==> flow/design.v <==
`timescale 1ns / 1ps
module MUX2x1(
    input [15:0] ch1,
    input [15:0] ch2,
    input sel,
    output reg [15:0] out
    );
	 always @(sel or ch1 or ch2) begin
		case(sel)
			1'b0 : out  = ch1;
			1'b1 : out  = ch2;
		endcase
	 end
endmodule
`timescale 1ns / 1ps
module MUX2x1_Br(
    input [5:0] ch1,
    input [5:0] ch2,
    input sel,
    output reg [5:0] out
    );
	 always @(sel or ch1 or ch2) begin
		case(sel)
			1'b0 : out  = ch1;
			1'b1 : out  = ch2;
		endcase
	 end
endmodule
`timescale 1ns / 1ps
module Program_Counter(
    input clk,
	 input rst,
	 input [5:0] target,
    output reg [5:0] pc_out
    );
	 always @(posedge clk or posedge rst)
		if(rst)begin
			pc_out <= 0;
		end
		else begin
			pc_out <= target;
	 end
endmodule
`timescale 1ns/1ps
module Register_File_main(
					input clk,
					input rst,
					input [3:0] read_add_1,
					input [3:0] read_add_2,
					input [3:0] wr_reg_add,
					input wr_en,
					input [15:0] wr_data,
					output [15:0] read_data_1,
					output [15:0] read_data_2
					);
					reg [15:0] reg_file [15:0];
					always @ (posedge clk or posedge rst) begin 
						if(rst) begin
							reg_file[0]  = 0;
							reg_file[1]  = 0;
							reg_file[2]  = 0;
							reg_file[3]  = 0;
							reg_file[4]  = 0;
							reg_file[5]  = 0;
							reg_file[6]  = 0;
							reg_file[7]  = 0;
							reg_file[8]  = 0;
							reg_file[9]  = 0;
							reg_file[10] = 0;
							reg_file[11] = 0;
							reg_file[12] = 0;
							reg_file[13] = 0;
							reg_file[14] = 0;
							reg_file[15] = 0;
						end
						else if (wr_en == 1) begin
							reg_file[wr_reg_add] = wr_data;
						end
					end
					assign read_data_1 = reg_file[read_add_1];
					assign read_data_2 = reg_file[read_add_2];
endmodule			
`timescale 1ns / 1ps
   module Control_Unit(
    input [3:0] opcode,
    output reg [2:0] alu_op,
    output reg reg_wr,
    output reg reg_dst,
    output reg alu_src,
    output reg jump,
	 output reg jeq,
	 output reg jr,
    output reg cmp,
	 output reg mov,
	 output reg li,
    output reg mem_rd,
    output reg mem_wr,
    output reg mem_to_reg
    );
	 always @(opcode)begin
		case(opcode)
			4'b0000 :	begin 
				alu_op		<= 3'b111;
				reg_wr 		<= 1'b0 ;	
				reg_dst 		<= 1'b0 ;	
				alu_src 		<= 1'b0 ;	
				jump	 		<= 1'b0 ;	
				jeq	 		<= 1'b0 ;
				jr		 		<= 1'b0 ;
				cmp	 		<= 1'b0 ;	
				mov 			<= 1'b0 ;
				li 			<= 1'b0 ;
				mem_rd 		<= 1'b0 ;	
				mem_wr 		<= 1'b0 ;	
				mem_to_reg 	<= 1'b0 ;	
				end
			4'b0001 :	begin	 
				alu_op		<= 3'b000;
				reg_wr 		<= 1'b1 ;	
				reg_dst 		<= 1'b0 ;	
				alu_src 		<= 1'b0 ;	
				jump	 		<= 1'b0 ;	
				jeq	 		<= 1'b0 ;
				jr		 		<= 1'b0 ;
				cmp	 		<= 1'b0 ;	
				mov 			<= 1'b0 ;
				li 			<= 1'b0 ;
				mem_rd 		<= 1'b0 ;	
				mem_wr 		<= 1'b0 ;	
				mem_to_reg 	<= 1'b0 ;	
				end
			4'b0010 :	begin	 
				alu_op		<= 3'b000;	
				reg_wr 		<= 1'b1 ;		
				reg_dst 		<= 1'b0 ;		
				alu_src 		<= 1'b1 ;		
				jump	 		<= 1'b0 ;		
				jeq	 		<= 1'b0 ;
				jr		 		<= 1'b0 ;
				cmp	 		<= 1'b0 ;	
				mov 			<= 1'b0 ;
				li 			<= 1'b0 ;
				mem_rd 		<= 1'b0 ;		
				mem_wr 		<= 1'b0 ;		
				mem_to_reg 	<= 1'b0 ;	
				end
			4'b0011 :	begin  
				alu_op		<= 3'b001;	
				reg_wr 		<= 1'b1 ;		
				reg_dst 		<= 1'b0 ;		
				alu_src 		<= 1'b0 ;		
				jump	 		<= 1'b0 ;		
				jeq	 		<= 1'b0 ;
				jr		 		<= 1'b0 ;
				cmp	 		<= 1'b0 ;	
				mov 			<= 1'b0 ;
				li 			<= 1'b0 ;
				mem_rd 		<= 1'b0 ;		
				mem_wr 		<= 1'b0 ;		
				mem_to_reg 	<= 1'b0 ;	
				end
			4'b0100 :   begin  
				alu_op		<= 3'b010;	
				reg_wr 		<= 1'b1 ;		
				reg_dst 		<= 1'b0 ;		
				alu_src 		<= 1'b0 ;		
				jump	 		<= 1'b0 ;		
				jeq	 		<= 1'b0 ;
				jr		 		<= 1'b0 ;
				cmp	 		<= 1'b0 ;	
				mov 			<= 1'b0 ;
				li 			<= 1'b0 ;				
				mem_rd 		<= 1'b0 ;		
				mem_wr 		<= 1'b0 ;		
				mem_to_reg 	<= 1'b0 ;	
				end
			4'b0101 :   begin  
				alu_op		<= 3'b011;
				reg_wr 		<= 1'b1 ;	
				reg_dst 		<= 1'b0 ;	
				alu_src 		<= 1'b0 ;	
				jump	 		<= 1'b0 ;	
				jeq	 		<= 1'b0 ;
				jr		 		<= 1'b0 ;
				cmp	 		<= 1'b0 ;	
				mov 			<= 1'b0 ;
				li 			<= 1'b0 ;
				mem_rd 		<= 1'b0 ;	
				mem_wr 		<= 1'b0 ;	
				mem_to_reg 	<= 1'b0 ;	
				end
			4'b0110 :	begin  
				alu_op		<= 3'b100;	
				reg_wr 		<= 1'b1 ;		
				reg_dst 		<= 1'b0 ;		
				alu_src 		<= 1'b0 ;		
				jump	 		<= 1'b0 ;		
				jeq	 		<= 1'b0 ;
				jr		 		<= 1'b0 ;
				cmp	 		<= 1'b0 ;	
				mov 			<= 1'b0 ;
				li 			<= 1'b0 ;				
				mem_rd 		<= 1'b0 ;		
				mem_wr 		<= 1'b0 ;		
				mem_to_reg 	<= 1'b0 ;		
				end
			4'b0111 :   begin  
				alu_op		<= 3'b111;
				reg_wr 		<= 1'b0 ;	
				reg_dst 		<= 1'b0 ;	
				alu_src 		<= 1'b0 ;	
				jump	 		<= 1'b0 ;	
				jeq	 		<= 1'b1 ;
				jr		 		<= 1'b0 ;
				cmp	 		<= 1'b0 ;	
				mov 			<= 1'b0 ;
				li 			<= 1'b0 ;
				mem_rd 		<= 1'b0 ;	
				mem_wr 		<= 1'b0 ;	
				mem_to_reg 	<= 1'b0 ;	
				end
			4'b1000 :   begin  
				alu_op		<= 3'b111;
				reg_wr 		<= 1'b1 ;	
				reg_dst 		<= 1'b0 ;	
				alu_src 		<= 1'b0 ;	
				jump	 		<= 1'b0 ;	
				jeq	 		<= 1'b0 ;
				jr		 		<= 1'b0 ;
				cmp	 		<= 1'b1 ;	
				mov 			<= 1'b0 ;
				li 			<= 1'b0 ;
				mem_rd 		<= 1'b0 ;	
				mem_wr 		<= 1'b0 ;	
				mem_to_reg 	<= 1'b0 ;	
				end
			4'b1001 :	begin  
				alu_op		<= 3'b111;
				reg_wr 		<= 1'b1 ;	
				reg_dst 		<= 1'b0 ;	
				alu_src 		<= 1'b0 ;	
				jump	 		<= 1'b0 ;	
				jeq	 		<= 1'b0 ;
				jr		 		<= 1'b0 ;
				cmp	 		<= 1'b0 ;	
				mov 			<= 1'b1 ;
				li 			<= 1'b0 ;
				mem_rd 		<= 1'b0 ;	
				mem_wr 		<= 1'b0 ;	
				mem_to_reg 	<= 1'b0 ;	
				end
			4'b1010 :   begin  
				alu_op		<= 3'b111;
				reg_wr 		<= 1'b0 ;	
				reg_dst 		<= 1'b0 ;	
				alu_src 		<= 1'b0 ;	
				jump	 		<= 1'b1 ;	
				jeq	 		<= 1'b0 ;	
				jr		 		<= 1'b0 ;
				cmp	 		<= 1'b0 ;
				mov 			<= 1'b0 ;
				li 			<= 1'b0 ;
				mem_rd 		<= 1'b0 ;	
				mem_wr 		<= 1'b0 ;	
				mem_to_reg 	<= 1'b0 ;	
				end
			4'b1011 :   begin  
				alu_op		<= 3'b111;
				reg_wr 		<= 1'b0 ;	
				reg_dst 		<= 1'b0 ;	
				alu_src 		<= 1'b0 ;	
				jump	 		<= 1'b0 ;	
				jeq	 		<= 1'b0 ;	
				jr		 		<= 1'b1 ;
				cmp	 		<= 1'b0 ;	
				mov 			<= 1'b0 ;
				li 			<= 1'b0 ;
				mem_rd 		<= 1'b0 ;	
				mem_wr 		<= 1'b0 ;	
				mem_to_reg 	<= 1'b0 ;	
				end
			4'b1100 :	begin  
				alu_op		<= 3'b000;
				reg_wr 		<= 1'b1 ;	
				reg_dst 		<= 1'b0 ;	
				alu_src 		<= 1'b1 ;	
				jump	 		<= 1'b0 ;	
				jeq	 		<= 1'b0 ;	
				jr		 		<= 1'b0 ;
				cmp	 		<= 1'b0 ;	
				mov 			<= 1'b0 ;
				li 			<= 1'b0 ;
				mem_rd 		<= 1'b1 ;	
				mem_wr 		<= 1'b0 ;	
				mem_to_reg 	<= 1'b1 ;	
				end
			4'b1101 :   begin  
				alu_op		<= 3'b000;
				reg_wr 		<= 1'b0 ;	
				reg_dst 		<= 1'b0 ;	
				alu_src 		<= 1'b1 ;	
				jump	 		<= 1'b0 ;	
				jeq	 		<= 1'b0 ;
				jr		 		<= 1'b0 ;
				cmp	 		<= 1'b0 ;	
				mov 			<= 1'b0 ;
				li 			<= 1'b0 ;
				mem_rd 		<= 1'b0 ;	
				mem_wr 		<= 1'b1 ;	
				mem_to_reg 	<= 1'b0 ;	
				end
			4'b1110 :   begin  
				alu_op		<= 3'b111;
				reg_wr 		<= 1'b1 ;	
				reg_dst 		<= 1'b0 ;	
				alu_src 		<= 1'b1 ;	
				jump	 		<= 1'b0 ;	
				jeq	 		<= 1'b0 ;
				jr		 		<= 1'b0 ;
				cmp	 		<= 1'b0 ;	
				mov 			<= 1'b0 ;
				li 			<= 1'b1 ;
				mem_rd 		<= 1'b0 ;	
				mem_wr 		<= 1'b0 ;	
				mem_to_reg 	<= 1'b0 ;	
				end
			4'b1111 :	begin  
				alu_op		<= 3'b111;
				reg_wr 		<= 1'b1 ;	
				reg_dst 		<= 1'b0 ;	
				alu_src 		<= 1'b0 ;	
				jump	 		<= 1'b0 ;	
				jeq	 		<= 1'b0 ;
				jr		 		<= 1'b0 ;
				cmp	 		<= 1'b0 ;	
				mov 			<= 1'b0 ;
				li 			<= 1'b0 ;
				mem_rd 		<= 1'b0 ;	
				mem_wr 		<= 1'b0 ;	
				mem_to_reg 	<= 1'b0 ;	
				end
			default :   begin 
				alu_op		<= 3'b111;	
				reg_wr 		<= 1'b0 ;	
				reg_dst 		<= 1'b0 ;	
				alu_src 		<= 1'b0 ;	
				jump	 		<= 1'b0 ;	
				jeq	 		<= 1'b0 ;
				jr		 		<= 1'b0 ;
				cmp	 		<= 1'b0 ;	
				mov 			<= 1'b0 ;
				li 			<= 1'b0 ;
				mem_rd 		<= 1'b0 ;	
				mem_wr 		<= 1'b0 ;	
				mem_to_reg 	<= 1'b0 ;	
				end        
		endcase
	 end
endmodule
`timescale 1ns / 1ps
module ALU_Main(
    input [15:0] d_in_1,
    input [15:0] d_in_2,
    input [2:0] alu_op,
    output reg z_flag,
    output reg [15:0] alu_out,
    output reg a_grt_b,
    output reg b_grt_a
    );
	 wire [15:0] d_out1;
	 wire [15:0] d_out2;
	 wire [15:0] d_out3; 
	 wire [15:0] d_out4; 
	 wire [15:0] d_out5; 
	 wire d_out6; 
	 wire d_out7; 
	 wire [15:0] d_out8; 
	 always @(d_in_1, d_in_2, alu_op,d_out1, d_out2, d_out3, d_out4, d_out5, d_out6, d_out7, d_out8) begin
			case(alu_op)
				3'b000 : begin 	alu_out[15:0] 	= d_out1	;  end
				3'b001 : begin 	alu_out 			= d_out2 ;	end
				3'b010 : begin 	alu_out[15:0] 	= d_out3 ;  end
				3'b011 : begin 	alu_out[15:0] 	= d_out4 ;  end
				3'b100 : begin 	alu_out[15:0] 	= d_out5 ;  end
				3'b101 : begin 	alu_out[0] 		= d_out6 ; alu_out[15:1]  = 0; end
				3'b110 : begin 	alu_out[0] 		= d_out7 ; alu_out[15:1]  = 0; end
				3'b111 : begin 	alu_out[15:0] 	= d_out8 ;  end
				default: begin 	alu_out[15:0] 	= 16'h0000;	end
			endcase 
		end
		assign d_out1 = d_in_1 + d_in_2;
		assign d_out2 = d_in_1 * d_in_2;
		assign d_out3 = d_in_1 & d_in_2;
		assign d_out4 = d_in_1 | d_in_2;
		assign d_out5 = d_in_1 / 2;
		assign d_out6 = d_in_1 > d_in_2;
		assign d_out7 = d_in_1 < d_in_2;
		assign d_out8 = d_in_1 - d_in_2;
		always @(d_out6 or d_out7) begin 
			if(d_out6 == 1)begin
				a_grt_b <= 1;
				b_grt_a <=0;
				z_flag <= 0;
			end
			else if(d_out7  == 1) begin
					a_grt_b <= 0;
					b_grt_a <=1;
					z_flag <= 0;
			end
			else begin
				a_grt_b <= 0;
				b_grt_a <=0;
				z_flag <= 1;
			end
		end
endmodule
`timescale 1ns / 1ps
module cpu_core(
    input clk,
    input rst,
	 output [5:0] pc_out,
	 input [15:0] instr_out,
	 input [15:0] mem_Data_in,
	 output mem_wr,
	 output mem_rd,
	 output [15:0] reg_Data_2,
	 output [5:0] data_mem_address
    );
	 wire [5:0] pc_target;
	 Program_Counter pc(clk,	rst,		pc_target,		pc_out);
	 wire  [5:0] pc_next;
	 assign pc_next = pc_out + 1;
	 wire [3:0] opcode,		reg_Rs,		reg_Rt,		reg_Rd;
	 wire [15:0] imm_offset;
	 wire [5:0] j_offset;
	 wire [3:0] jeq_offset;
	 wire [7:0] li_offset;
	 assign opcode 		=		instr_out	[15:12];
	 assign reg_Rd 		=		instr_out	[11:8];
	 assign reg_Rs 		=		instr_out	[7:4];
	 assign reg_Rt 		=		instr_out	[3:0];
	 assign imm_offset 	=		instr_out	[3:0]; 
	 assign li_offset		=		instr_out	[7:0];
	 assign j_offset 		=		instr_out	[5:0];
	 assign jeq_offset   = 		instr_out	[11:8];
	 reg [3:0] reg_Rd_mxd;
	 wire reg_dest;
	 wire [15:0] reg_write_Data, reg_Data_1, reg_Write_D, reg_Write_s1, reg_Write_s2;
	 always @(reg_dest or reg_Rd or reg_Rt) begin
		case(reg_dest)
			1'b0 : reg_Rd_mxd  = reg_Rd;
			1'b1 : reg_Rd_mxd  = reg_Rt;
		endcase
	 end
	 Register_File_main reg_file (clk,		rst,		reg_Rs,		reg_Rt,		reg_Rd_mxd,		reg_wr,		reg_Write_D,		reg_Data_1,		reg_Data_2);
	 wire [2:0] alu_op;
	 wire alu_src, op_jump, op_jeq, op_jr, op_cmp, op_mov, op_li, m2r;
	 Control_Unit cu(opcode,		alu_op,		reg_wr,		reg_dest,		alu_src,		op_jump,		op_jeq,		op_jr,	op_cmp,	op_mov,	op_li, 	mem_rd,		mem_wr,		m2r);
	 wire z_flag, agb, bga;
	 reg [15:0] imm_offset_se;
	 always @ (imm_offset) begin
		if(imm_offset[3] == 0) begin
			imm_offset_se <= {12'b000000000000,imm_offset};		 
			end
			else begin 
				imm_offset_se <= {12'b111111111111,imm_offset};	 
			end
	end
	 wire [15:0] alu_Out;
	 assign data_mem_address = alu_Out[5:0];
	 wire [15:0] alu_src_2;
	 MUX2x1 mxalusrc (reg_Data_2,	imm_offset_se,	alu_src,	alu_src_2);
	 ALU_Main alu ( reg_Data_1,	alu_src_2,		alu_op,	z_flag,	alu_Out,		agb,	bga);
	wire [5:0] jr_target, mxj_return;
	assign jr_target = reg_Data_1[5:0];  
	wire j_control;
	assign j_control = op_jump;
	wire [5:0] j_target;
	assign j_target = j_offset[5:0];
	wire jeq_ok;
	wire [5:0] mxjr_return;
	assign jeq_ok = op_jeq & z_flag;
	wire [5:0] jeq_target;
	assign jeq_target = {2'b00,jeq_offset};
	MUX2x1_Br mx_j_pc (pc_next, j_target, j_control, mxj_return);
	MUX2x1_Br mx_jr (mxj_return,	jr_target,	op_jr,	mxjr_return);
	MUX2x1_Br mx_jeq (mxjr_return,	jeq_target,	jeq_ok,	pc_target);
	MUX2x1 mxm2r (alu_Out,	mem_Data_in,	m2r,	reg_write_Data);
	reg [15:0] cmp_DS;
	always @(op_cmp or z_flag or agb or bga)begin
		if(z_flag)begin
			cmp_DS <= 16'hffff;
		end
		else if(agb)begin
			cmp_DS <= 16'h00ff;
		end
		else if(bga) begin
			cmp_DS <= 16'hff00;
		end
		else 
			cmp_DS <= 16'h0000;
	end
	MUX2x1 mxcmp (reg_write_Data,	cmp_DS,	op_cmp,	reg_Write_s1);
	reg  [15:0] li_offset_se;
	always @ (li_offset) begin
		if(li_offset[7] == 0) begin
			li_offset_se <= {4'b0000,li_offset};		 
			end
			else begin 
				li_offset_se <= {4'b1111,li_offset};	 
			end
	end
	MUX2x1 mxli (reg_Write_s1,	li_offset_se,	op_li,	reg_Write_s2);
	MUX2x1 mxmov (reg_Write_s2,	reg_Data_1,	op_mov,	reg_Write_D);
endmodule
==> reports on cpu_core <==
Tool chain data of cpu_core

Tool output for the design above before and after an edit, in the order of the flow.
Lines under "before" count in the file above, lines under "after" in the edited file.
"change": "after" minus "before" as printed here. "relative change": 100 x difference / "before".
Operators: Yosys type, input widths -> output width; for muxes data width and select width s.
Cell names lack the library's common part.
Not given: --

Top: cpu_core
Clock port: clk
Library: sky130hd
Corner: tt_025C_1v80

The edit

Unified diff, file above to edited file.
This change comes from a script, not from a designer. The edited design behaves differently; no optimisation was intended.

```diff
@@ -395,5 +395,5 @@
 		assign d_out5 = d_in_1 / 2;
 		assign d_out6 = d_in_1 > d_in_2;
-		assign d_out7 = d_in_1 < d_in_2;
+		assign d_out7 = d_in_1 == d_in_2;
 		assign d_out8 = d_in_1 - d_in_2;
 		always @(d_out6 or d_out7) begin 
```

Word level

Source: Yosys, flattened and elaborated. Widths are those after wreduce. Registers that Yosys merges into a memory's read port (data or address) are not register bits. Print and check cells do not count. Equal cells are merged and count once.
Yosys's memory passes give these memory sizes; they may raise the number of words (mostly to a power of two), join words into wider ones and drop unused or constant bits.

Operators by class:

| what                             | before | after | change | relative change (%) |
| add/sub/neg operators            | 3      | 3     | 0      | 0.00 |
| $mul                             | 1      | 1     | 0      | 0.00 |
| $lt $le $gt $ge                  | 2      | 1     | -1     | -50.00 |
| eq/ne operators                  | 52     | 53    | +1     | +1.92 |
| muxes and demuxes                | 38     | 38    | 0      | 0.00 |
| bitwise gates (word level)       | 28     | 28    | 0      | 0.00 |
| reductions and logical operators | 37     | 37    | 0      | 0.00 |

Operators with widths:

| operator     | before | after | change | relative change (%) |
| $lt 16x16->1 | 1      | 0     | -1     | -100.00 |
| $eq 16x16->1 | 0      | 1     | +1     | -- |

Operator kinds equal on both sides are left out: 31.

Storage and ports:

| what                        | before | after | change | relative change (%) |
| flip-flop bits (word level) | 262    | 262   | 0      | 0.00 |
| bits in read-only memories  | 224    | 224   | 0      | 0.00 |
| memories                    | 1      | 1     | 0      | 0.00 |
| output and inout port bits  | 30     | 30    | 0      | 0.00 |
| word-level cells            | 179    | 179   | 0      | 0.00 |

Memory list:

| what                                    | before      | after |
| words x width with read and write ports | 16x14 r1 w0 | 16x14 r1 w0 |

Logic depth

Yosys ltp: most cells in a row. Word level: on the elaborated netlist, between registers, memories and ports. Mapped: between sequential cells and ports; inverters and the memories' decode and read muxes count.

Logic depth:

| what             | before | after | change | relative change (%) |
| word-level depth | 13     | 13    | 0      | 0.00 |
| ABC_AREA         | 0      | 0     | --     | -- |
| mapped depth     | 35     | 35    | 0      | 0.00 |

Mapped cells and area

Yosys stat after the flow's synthesis: flattened, memories mapped to cells. It holds for the ABC_AREA given above (unset counts as 0); a run with the other value may have another netlist.

Synthesis totals:

| what                    | before  | after   | change | relative change (%) |
| cells in the netlist    | 2583    | 2476    | -107   | -4.14 |
| chip area (Yosys) (µm²) | 22296.4 | 22440.3 | +143.9 | +0.65 |
| sequential area (µm²)   | 6556.3  | 6556.3  | 0.0    | 0.00 |
| flip-flop cells         | 262     | 262     | 0      | 0.00 |
| buffers                 | 189     | 167     | -22    | -11.64 |

Cells by type:

| cell type | before | after | change | relative change (%) |
| o21ai_0   | 217    | 138   | -79    | -36.41 |
| mux2_2    | 99     | 173   | +74    | +74.75 |
| nor2_1    | 244    | 187   | -57    | -23.36 |
| clkbuf_1  | 110    | 82    | -28    | -25.45 |
| o31ai_1   | 29     | 5     | -24    | -82.76 |
| a21oi_1   | 139    | 117   | -22    | -15.83 |
| nand3_1   | 46     | 57    | +11    | +23.91 |
| a221oi_1  | 35     | 24    | -11    | -31.43 |
| mux2_4    | 0      | 11    | +11    | -- |
| nand2_1   | 301    | 311   | +10    | +3.32 |
| mux2i_1   | 65     | 55    | -10    | -15.38 |
| nor4_1    | 13     | 3     | -10    | -76.92 |
| o31ai_2   | 10     | 0     | -10    | -100.00 |
| o21ai_1   | 10     | 18    | +8     | +80.00 |
| o221ai_1  | 9      | 17    | +8     | +88.89 |
| nor3_1    | 29     | 36    | +7     | +24.14 |
| buf_6     | 17     | 24    | +7     | +41.18 |
| nand2b_1  | 25     | 19    | -6     | -24.00 |

Cell types equal on both sides are left out: 15.
The list need not be complete.
By module: a second synthesis without flattening, with its own total; a netlist apart from the flattened one above.

Second synthesis, totals:

| what                               | before  | after   | change | relative change (%) |
| cells (unflattened synthesis)      | 2268    | 2238    | -30    | -1.32 |
| area (unflattened synthesis) (µm²) | 22487.8 | 22313.9 | -173.9 | -0.77 |

Each row is one instance without its submodules.

Modules, before:

| module             | instances | cells | area (µm²) |
| Register_File_main | 1         | 1224  | 13979.7 |
| ALU_Main           | 1         | 871   | 6413.7 |
| MUX2x1             | 5         | 18    | 249.0 |
| MUX2x1_Br          | 3         | 7     | 101.3 |
| Control_Unit       | 1         | 36    | 246.5 |
| Program_Counter    | 1         | 7     | 153.9 |
| cpu_core           | 1         | 19    | 145.1 |

Modules, after:

| module             | instances | cells | area (µm²) |
| Register_File_main | 1         | 1224  | 13979.7 |
| ALU_Main           | 1         | 841   | 6239.7 |
| MUX2x1             | 5         | 18    | 249.0 |
| MUX2x1_Br          | 3         | 7     | 101.3 |
| Control_Unit       | 1         | 36    | 246.5 |
| Program_Counter    | 1         | 7     | 153.9 |
| cpu_core           | 1         | 19    | 145.1 |

Path before layout

Path of least setup slack by OpenSTA after synthesis, without wires, with an ideal clock, recovery checks aside; 20% of the period is set as input and as output delay. Where synthesis merged equal registers, the netlist keeps one of their names.

Timing path post-synthesis:

| what                          | before                          | after                              | change | relative change (%) |
| path kind                     | input-to-output                 | input-to-reg                       | --     | -- |
| start                         | input port instr_out[4]         | input port instr_out[0]            | --     | -- |
| end                           | output port data_mem_address[5] | register reg_file.reg_file[10][15] | --     | -- |
| period (ns)                   | 11.0                            | 11.0                               | 0.0    | 0.00 |
| input delay (ns)              | 2.200                           | 2.200                              | 0.000  | 0.00 |
| library setup time (ns)       | --                              | 0.125                              | --     | -- |
| data arrival time (ns)        | 6.946                           | 9.200                              | +2.254 | +32.45 |
| setup slack (ns)              | 1.854                           | 1.675                              | -0.179 | -- |
| delay of the path (ns)        | 4.746                           | 7.125                              | +2.379 | +50.13 |
| stages on the path            | 23                              | 31                                 | +8     | +34.78 |
| buffers on the path           | 5                               | 5                                  | 0      | 0.00 |
| synthesis period reached (ns) | 9.146                           | 9.325                              | +0.179 | +1.96 |

"delay of the path" is the arrival time less input delay plus setup time.
At an output port there is no setup time.
"stages on the path": output pins that drive a net of the path, with the launching flip-flop's if there is one; two outputs of one cell count as two.
"synthesis period reached" is the clock period less the worst setup slack; recovery checks do not enter. This is arithmetic on one report: input and output delays are still those of the set period (20% each).
Between the ends stands the longest chain of elaborated cells between them, by number of cells; it is not shown to be the way that was timed. Of several equally long chains one is given.
Each line given opens the expression or statement behind the cell; cells for indexed reads and writes are added by Yosys, which also makes memories of some case tables.

Between the ends, post-synthesis, before:
Path through: buf_4 buf_6 buf_4 buf_4 buf_2 o32ai_1 a221oi_1 a21oi_2 clkinv_1 nor2_1 fa_1 ha_1 ha_1 ha_1 inv_1 fa_1 inv_1 ha_1 xnor2_1 a21oi_1 o221ai_1 a221oi_1 nor2_1
Cells in the longest elaborated chain: 4
Elaborated cells between the ends (all ways): 23
Source lines of those cells: 7

RTL lines, path post-synthesis, before:

| what           | line | RTL |
| from (decl)    | 422  | `input [15:0] instr_out,` |
| $eq 4x4->1     | 80   | `assign read_data_1 = reg_file[read_add_1];` |
| $pmux 16 s16   | 80   |  |
| $mul 16x16->16 | 392  | `assign d_out2 = d_in_1 * d_in_2;` |
| $pmux 15 s7    | 379  | `case(alu_op)` |
| to (decl)      | 427  | `output [5:0] data_mem_address` |

Between the ends, post-synthesis, after:
Path through: buf_6 buf_2 buf_6 buf_6 mux2_1 a221o_1 a31oi_1 nor2_1 a21boi_4 inv_1 nand2_1 fa_1 fa_1 inv_1 fa_1 fa_1 inv_1 fa_1 fa_1 xnor2_1 xnor2_1 xnor2_1 xnor2_1 xnor2_1 xnor3_1 xnor3_1 xnor3_1 a32oi_1 nand2b_2 buf_6 mux2_4
Cells in the longest elaborated chain: 13
Elaborated cells between the ends (all ways): 59
Source lines of those cells: 17

RTL lines, path post-synthesis, after:

| what                     | line | RTL |
| from (decl)              | 422  | `input [15:0] instr_out,` |
| $eq 4x4->1               | 81   | `assign read_data_2 = reg_file[read_add_2];` |
| $pmux 16 s16             | 81   |  |
| $pmux 16 s2              | 9    | `case(sel)` |
| $eq 16x16->1             | 397  | `assign d_out7 = d_in_1 == d_in_2;` |
| $mux 1                   | 405  | `else if(d_out7 == 1) begin` |
| $mux 1                   | 400  | `if(d_out6 == 1)begin` |
| $mux 16                  | 497  | `else if(bga) begin` |
| $mux 16                  | 494  | `else if(agb)begin` |
| $mux 16                  | 491  | `if(z_flag)begin` |
| $pmux 16 s2 (3 in a row) | 9    |  |
| $mux 16                  | 77   | `reg_file[wr_reg_add] = wr_data;` |
| to (assign)              | 69   | `reg_file[10] = 0;` |
| to (assign)              | 77   |  |
| to (decl)                | 56   | `reg [15:0] reg_file [15:0];` |

Some nets on the timed path still bear RTL names; the line given drives or declares the net.

Named nets, post-synthesis, after:

| signal        | line |
| reg_Data_2[2] | 81 |

Worst path after layout

From the final timing report of the runs of pair 1: the path of least setup slack in the routed layout; clock arrival at registers is part of the times.

Timing path post-layout:

| what                   | before                          | after                           | change | relative change (%) |
| path kind              | input-to-output                 | input-to-output                 | --     | -- |
| start                  | input port instr_out[2]         | input port instr_out[3]         | --     | -- |
| end                    | output port data_mem_address[4] | output port data_mem_address[5] | --     | -- |
| period (ns)            | 11.0                            | 11.0                            | 0.0    | 0.00 |
| input delay (ns)       | 2.20                            | 2.20                            | 0.00   | 0.00 |
| data arrival time (ns) | 8.62                            | 8.30                            | -0.32  | -3.71 |
| setup slack (ns)       | 0.18                            | 0.50                            | +0.32  | -- |
| stages on the path     | 21                              | 22                              | +1     | +4.76 |
| buffers on the path    | 3                               | 3                               | 0      | 0.00 |

Between the ends stands the longest chain of elaborated cells between them, by number of cells; it is not shown to be the way that was timed. Of several equally long chains one is given.

Between the ends, post-layout, before:
Path through: buf_2 buf_12 nor3b_1 a32oi_1 o22ai_1 o32a_1 a21oi_4 inv_2 ha_1 fa_1 ha_1 ha_1 inv_1 fa_1 fa_1 o21ai_0 a221oi_1 o21ai_0 a21oi_1 nor2_1 clkdlybuf4s50_1
Cells in the longest elaborated chain: 5
Elaborated cells between the ends (all ways): 24
Source lines of those cells: 8

RTL lines, path post-layout, before:

| what           | line | RTL |
| from (decl)    | 422  | `input [15:0] instr_out,` |
| $eq 4x4->1     | 81   | `assign read_data_2 = reg_file[read_add_2];` |
| $pmux 16 s16   | 81   |  |
| $pmux 16 s2    | 9    | `case(sel)` |
| $mul 16x16->16 | 392  | `assign d_out2 = d_in_1 * d_in_2;` |
| $pmux 15 s7    | 379  | `case(alu_op)` |
| to (decl)      | 427  | `output [5:0] data_mem_address` |

Between the ends, post-layout, after:
Path through: buf_2 buf_4 and3b_1 o21ai_0 a21oi_1 a2111oi_2 a211oi_2 clkinv_1 nor2_1 ha_1 ha_1 ha_1 ha_1 inv_1 fa_1 inv_1 ha_1 xor2_1 o221ai_1 a211oi_1 a31oi_1 clkdlybuf4s50_1
Cells in the longest elaborated chain: 5
Elaborated cells between the ends (all ways): 24
Source lines of those cells: 8

RTL lines, path post-layout, after:

| what           | line | RTL |
| from (decl)    | 422  | `input [15:0] instr_out,` |
| $eq 4x4->1     | 81   | `assign read_data_2 = reg_file[read_add_2];` |
| $pmux 16 s16   | 81   |  |
| $pmux 16 s2    | 9    | `case(sel)` |
| $mul 16x16->16 | 392  | `assign d_out2 = d_in_1 * d_in_2;` |
| $pmux 15 s7    | 379  | `case(alu_op)` |
| to (decl)      | 427  | `output [5:0] data_mem_address` |

Flow runs

Runs of the flow (Yosys, OpenROAD) on both versions; the two runs of a pair have the same settings. The constraints put input and output delay at 20% of the set period each and load the outputs with 0.01 pF.

Settings, pair 1:
period_ns: 11.0
CAP_MARGIN: 20
CORE_MARGIN: 2
CORE_UTILIZATION: 40
SLEW_MARGIN: 20

Measured results, pair 1:

| what                                      | before  | after   | change | relative change (%) |
| chip area in the Yosys report (µm²)       | 22296.4 | 22440.3 | +143.9 | +0.65 |
| die area (µm²)                            | 57645.6 | 58011.1 | +365.5 | +0.63 |
| standard-cell area after layout (µm²)     | 25229.2 | 25520.7 | +291.5 | +1.16 |
| final utilization (%)                     | 45.8    | 46.1    | +0.3   | -- |
| smallest setup slack (ns)                 | 0.182   | 0.497   | +0.315 | -- |
| worst hold slack in the final report (ns) | 0.499   | 0.515   | +0.016 | -- |
| achieved period (ns)                      | 10.818  | 10.503  | -0.315 | -2.91 |

Settings, pair 2:
ABC_AREA: 1
CELL_PAD_IN_SITES_DETAIL_PLACEMENT: 2
CELL_PAD_IN_SITES_GLOBAL_PLACEMENT: 0
CORE_ASPECT_RATIO: 0.51
CORE_UTILIZATION: 25
GPL_ROUTABILITY_DRIVEN: 1
GPL_TIMING_DRIVEN: 0
SLEW_MARGIN: 25
period_ns: 11.4
CAP_MARGIN: 20
CORE_MARGIN: 2

Measured results, pair 2:

| what                                      | before  | after   | change  | relative change (%) |
| chip area in the Yosys report (µm²)       | 22602.9 | 21876.0 | -726.9  | -3.22 |
| die area (µm²)                            | 92970.1 | 90020.8 | -2949.3 | -3.17 |
| standard-cell area after layout (µm²)     | 26236.4 | 25429.4 | -807.0  | -3.08 |
| final utilization (%)                     | 29.4    | 29.4    | 0.0     | -- |
| smallest setup slack (ns)                 | 0.087   | 0.242   | +0.155  | -- |
| worst hold slack in the final report (ns) | 0.495   | 0.495   | 0.000   | -- |
| achieved period (ns)                      | 11.313  | 11.158  | -0.155  | -1.37 |

By "achieved period" is meant the clock period of the run minus its worst setup slack. This is arithmetic on one report: input and output delays are still those of the set period (20% each).
